==> flow/design.v <==
module gca_dlnv(
    input [31:0]    coord0,
    input [31:0]    coord1,
    input           ld,
    input           step,
    input           CLK,
    output          FC,
    output [20:0]   ADDR
);
    reg         [15:0] x0;
    reg         [15:0] y0;
    wire        [15:0] x1;
    wire        [15:0] y1;
    reg  signed [15:0] dx, dy;
    reg  signed [15:0] sx, sy;
    reg  signed [15:0] error;
    wire signed [15:0] e2;
    assign x1 = {5'b0, coord1[10:0]};
    assign y1 = {6'b0, coord1[20:11]};
    assign e2 = error <<< 1;
    assign ADDR = {y0[9:0], x0[10:0]};
    assign FC = !ld && (x0 == x1 && y0 == y1 || e2 >= dy && x0 == x1 || e2 <= dx && y0 == y1);
    always @(posedge CLK) begin
        if(ld) begin
            x0 <= {5'b0, coord0[10:0]};
            y0 <= {6'b0, coord0[20:11]};
            sx <= (x0 > x1) ? -16'd1 : 16'd1;
            sy <= (y0 > y1) ? -16'd1 : 16'd1;
            dx <= (x0 < x1) ? (x1 - x0) : (x0 - x1);
            dy <= (y1 < y0) ? (y1 - y0) : (y0 - y1);
            error <= dx + dy;
        end
        if(step && !ld) begin
            if(e2 >= dy) x0 <= x0 + sx;
            if(e2 <= dx) y0 <= y0 + sy;
            if(e2 >= dy && e2 <= dx)
                error <= error + dx + dy;
            else if(e2 >= dy)
                error <= error + dy;
            else if(e2 <= dx)
                error <= error + dx;
        end
    end
endmodule
# Tool chain data of gca_dlnv
# Tool output for the design above, in the order of the flow.
# Line numbers count from 1 in the design file above.
# Library cell names are shortened.
# The mark -- stands for no value.
[design]
design = "gca_dlnv"
clock = "CLK"
cell_library = "sky130hd"
pvt_corner = "tt_025C_1v80"

# After elaboration
# Counts by Yosys on the flattened word-level netlist (proc, flatten, opt, wreduce; memories kept). Register bits leave out memories and registers merged into their read ports (data or address); mux counts leave out enables and synchronous resets folded into registers. Print and check cells are left out. Cells with the same type and inputs are merged into one.
[word_totals]
register_bits = 112
output_inout_bits = 22
input_bits = 67
word_cells = 49
[op_classes]
addsub = 10
n_mux = 15
reduce_logical = 9
cmp = 6
n_eq = 2
[ops]
columns = ["operator", "n"]
rows = [
  ["two-way mux 16 bit", 15],
  ["adder 16 bit", 6],
  ["subtractor 10 x 16 -> 16 bit", 1],
  ["less-than comparator 10 x 16 -> 1 bit", 1],
  ["subtractor 11 x 16 -> 16 bit", 1],
  ["subtractor 16 x 10 -> 16 bit", 1],
  ["> comparator 16 x 10 -> 1 bit", 1],
  ["== test 16 x 10 -> 1 bit", 1],
  ["subtractor 16 x 11 -> 16 bit", 1],
  ["> comparator 16 x 11 -> 1 bit", 1],
  ["less-than comparator 16 x 11 -> 1 bit", 1],
  ["== test 16 x 11 -> 1 bit", 1],
  ["greater-or-equal comparator 16 bit", 1],
  ["less-or-equal comparator 16 bit", 1],
  ["logical AND 1 bit", 6],
  ["logical OR 1 bit", 2],
  ["logical NOT 1 bit", 1],
]

# Logic depth
# Depth = most cells in a row (Yosys ltp): at word level without a register or memory, in the mapped netlist without a sequential cell, where the memories' decode and read muxes count.
[depth]
ltp_word = 6
abc_area = 0
depth_mapped = 17
ltp_nobuf = 17

# Synthesis result
# The flow's flattened synthesis, as Yosys stat reports it; memories are mapped. The netlist is that of the ABC_AREA named above (0 if unset); the other value can give another one.
# The area totals of this step are shown rounded.
[synth_totals]
buf_cells = 56
ff_cells = 81
sequential_area_um2 = 2000
area_um2 = 10000
stdcells = 1263
[by_type]
columns = ["type", "n", "type_area_um2"]
rows = [
  ["ha_1", 158, 1.98E+03],
  ["edfxtp_1", 34, 1.02E+03],
  ["dfxtp_1", 47, 940.902],
  ["xnor2_1", 58, 507.987],
  ["a21oi_1", 95, 475.456],
  ["mux2i_1", 39, 390.374],
  ["a21o_1", 51, 382.867],
  ["inv_1", 102, 382.867],
  ["nor2_1", 83, 311.549],
  ["nand2_1", 79, 296.534],
  ["xor2_1", 33, 289.027],
  ["o21ai_0", 54, 270.259],
  ["fa_1", 10, 200.192],
  ["o21ai_1", 37, 185.178],
  ["a211oi_1", 23, 172.666],
  ["nor3_1", 34, 170.163],
  ["o21a_1", 22, 165.158],
  ["buf_4", 21, 157.651],
]
# Other cell types: 67; their cells: 283.

# Worst setup path after synthesis
# Path of least setup slack by OpenSTA after synthesis, without wires, with an ideal clock, recovery checks aside; 20% of the period is set as input and as output delay. Where synthesis merged equal registers, the netlist keeps one of their names.
[synth_timing]
kind = "register to register"
start = "register dx[0]"
end = "register error[14]"
path_delay_ns = 3.757
arrival_ns = 3.688
clock_period_ns = 5.0
t_first_pin_ns = 0.000
n_path_buf = 0
setup_slack_ns = 1.243
required_ns = 4.931
path_stages = 18
setup_time_ns = 0.069
synth_period_reached_ns = 3.757
# "path_delay_ns" is the arrival time less input delay plus setup time.
# "path_stages" counts driving pins, that of a launching flip-flop among them; a cell with two outputs on the path counts twice.
# "synth_period_reached_ns" is the clock period less the worst setup slack; recovery checks do not enter. This is arithmetic on one report: input and output delays are still those of the set period (20% each).
# Between the ends stands the longest chain of elaborated cells between them, by number of cells; it is not shown to be the way that was timed. Of several equally long chains one is given.
# Each line given opens the expression or statement behind the cell; cells for indexed reads and writes are added by Yosys, which also makes memories of some case tables.
# At most two assigning lines are given for a register; there are more.
[synth_via]
path_cell_list = "edfxtp_1 -> ha_1 -> fa_1 -> a211oi_1 -> o21ai_1 -> a31oi_1 -> o21bai_1 -> a21o_1 -> xor2_1 -> ha_1 -> nand2_1 -> nor2_1 -> a221o_1 -> o41a_1 -> xnor2_1 -> nor2_1 -> xnor3_1 -> o21ai_1"
elab_chain_cells = 6
cone_cells = 10
cone_classes = "3 x add/sub; 1 x compare; 5 x mux; 1 x reduce/logical"
[synth_lines]
columns = ["element", "line_no", "rtl"]
rows = [
  ["start: declaration", 14, "reg  signed [15:0] dx, dy;"],
  ["start: assignment", 29, "dx <= (x0 < x1) ? (x1 - x0) : (x0 - x1);"],
  ["adder 16 bit", 31, "error <= dx + dy;"],
  ["two-way mux 16 bit", 24, "if(ld) begin"],
  ["two-way mux 16 bit", 40, "else if(e2 <= dx)"],
  ["two-way mux 16 bit", 38, "else if(e2 >= dy)"],
  ["two-way mux 16 bit", 36, "if(e2 >= dy && e2 <= dx)"],
  ["two-way mux 16 bit", 33, "if(step && !ld) begin"],
  ["end: assignment", 31, ""],
  ["end: assignment", 37, "error <= error + dx + dy;"],
  ["end: declaration", 16, "reg  signed [15:0] error;"],
]

# Timing after layout
# From the final timing report of stored run 1: the path of least setup slack in the routed layout; clock arrival at registers is part of the times.
[layout_timing]
kind = "input to output"
start = "input port coord1[16]"
end = "output port FC"
output_delay_ns = 0.96
clock_period_ns = 4.79
input_delay_ns = 0.96
t_first_pin_ns = 0.96
required_ns = 3.83
arrival_ns = 3.48
path_stages = 10
n_path_buf = 2
setup_slack_ns = 0.35
# Between the ends stands the longest chain of elaborated cells between them, by number of cells; it is not shown to be the way that was timed. Of several equally long chains one is given.
[layout_via]
path_cell_list = "clkdlybuf4s50_1 -> ha_1 -> and3_1 -> nand4_1 -> nor3_1 -> inv_1 -> nand2_1 -> a22oi_1 -> nor2_1 -> clkdlybuf4s50_1"
elab_chain_cells = 5
cone_cells = 6
cone_lines = 1
cone_classes = "1 x eq/ne; 5 x reduce/logical"
[layout_lines]
columns = ["element", "line_no", "rtl"]
rows = [
  ["start: declaration", 3, "input [31:0]    coord1,"],
  ["== test 16 x 10 -> 1 bit", 22, "assign FC = !ld && (x0 == x1 && y0 == y1 || e2 >= dy && x0 == x1 || e2 <= dx && y0 == y1);"],
  ["logical AND 1 bit", 22, ""],
  ["logical OR 1 bit x2", 22, ""],
  ["logical AND 1 bit", 22, ""],
  ["end: declaration", 7, "output          FC,"],
]

# Below are 4 stored runs of the flow (Yosys, OpenROAD; platform sky130hd) on gca_dlnv, each with its settings and what was measured, unordered. Constraints: input delay and output delay 20% of the set period each, output load 0.01 pF.
# "achievedPeriod_ns" is the run's clock period less its worst setup slack. It is reckoned from that one timing run; input and output delays stay at 20% of the period that was set.
# "worst_setup_path_time_ns": the worst setup path's part of the clock period (all of it between registers, 20% less for each end at a port) less its slack. A launch clock that arrives late makes it longer, a capture clock that arrives late makes it shorter.
# Results are given in rounded form.

[[run]]
name = "stored run 1"
[run.settings]
CORE_MARGIN = 5
period_ns = 4.79
CAP_MARGIN = 20
CORE_UTILIZATION = 40
SLEW_MARGIN = 20
[run.results]
die_footprint_um2 = 29000
cell_area_final_um2 = 12000
final_hold_ws_ns = 0.54
ws_setup_ns = 0.35
utilization_pct = 46
synth_area_um2 = 10000
achievedPeriod_ns = 4.441
setupTns_ns = 0.000
worst_setup_path_time_ns = 2.53
worst_setup_path_type = "input to output"

[[run]]
name = "stored run 2"
[run.settings]
period_ns = 4.56
CAP_MARGIN = 20
CORE_MARGIN = 2
CORE_UTILIZATION = 40
SLEW_MARGIN = 20
[run.results]
die_footprint_um2 = 27000
cell_area_final_um2 = 12000
final_hold_ws_ns = 0.54
ws_setup_ns = 0.25
utilization_pct = 46
synth_area_um2 = 10000
achievedPeriod_ns = 4.308
setupTns_ns = 0.000
worst_setup_path_time_ns = 2.48
worst_setup_path_type = "input to output"

[[run]]
name = "stored run 3"
[run.settings]
CELL_PAD_IN_SITES_GLOBAL_PLACEMENT = 1
CORE_ASPECT_RATIO = 0.74
CORE_UTILIZATION = 42
CTS_CLUSTER_DIAMETER = 131
CTS_CLUSTER_SIZE = 89
PLACE_DENSITY_LB_ADDON = 0.23
TNS_END_PERCENT = 10
period_ns = 3.22
CAP_MARGIN = 20
CORE_MARGIN = 2
SLEW_MARGIN = 20
[run.results]
die_footprint_um2 = 26000
cell_area_final_um2 = 13000
final_hold_ws_ns = 0.54
ws_setup_ns = -0.59
utilization_pct = 55
synth_area_um2 = 10000
achievedPeriod_ns = 3.814
setupTns_ns = -2.4
worst_setup_path_time_ns = 3.81
worst_setup_path_type = "register to register"

[[run]]
name = "stored run 4"
[run.settings]
ABC_AREA = 1
CAP_MARGIN = 15
CELL_PAD_IN_SITES_GLOBAL_PLACEMENT = 1
CORE_ASPECT_RATIO = 1.45
CORE_MARGIN = 5
CORE_UTILIZATION = 32
CTS_CLUSTER_DIAMETER = 356
GPL_ROUTABILITY_DRIVEN = 1
GPL_TIMING_DRIVEN = 0
HOLD_SLACK_MARGIN = 0.03
MIN_ROUTING_LAYER = "met2"
PLACE_DENSITY_LB_ADDON = 0.18
SLEW_MARGIN = 20
TNS_END_PERCENT = 55
period_ns = 4.27
[run.results]
die_footprint_um2 = 39000
cell_area_final_um2 = 13000
final_hold_ws_ns = 0.54
ws_setup_ns = 0.21
utilization_pct = 37
synth_area_um2 = 11000
achievedPeriod_ns = 4.055
setupTns_ns = 0.000
worst_setup_path_time_ns = 2.35
worst_setup_path_type = "input to output"
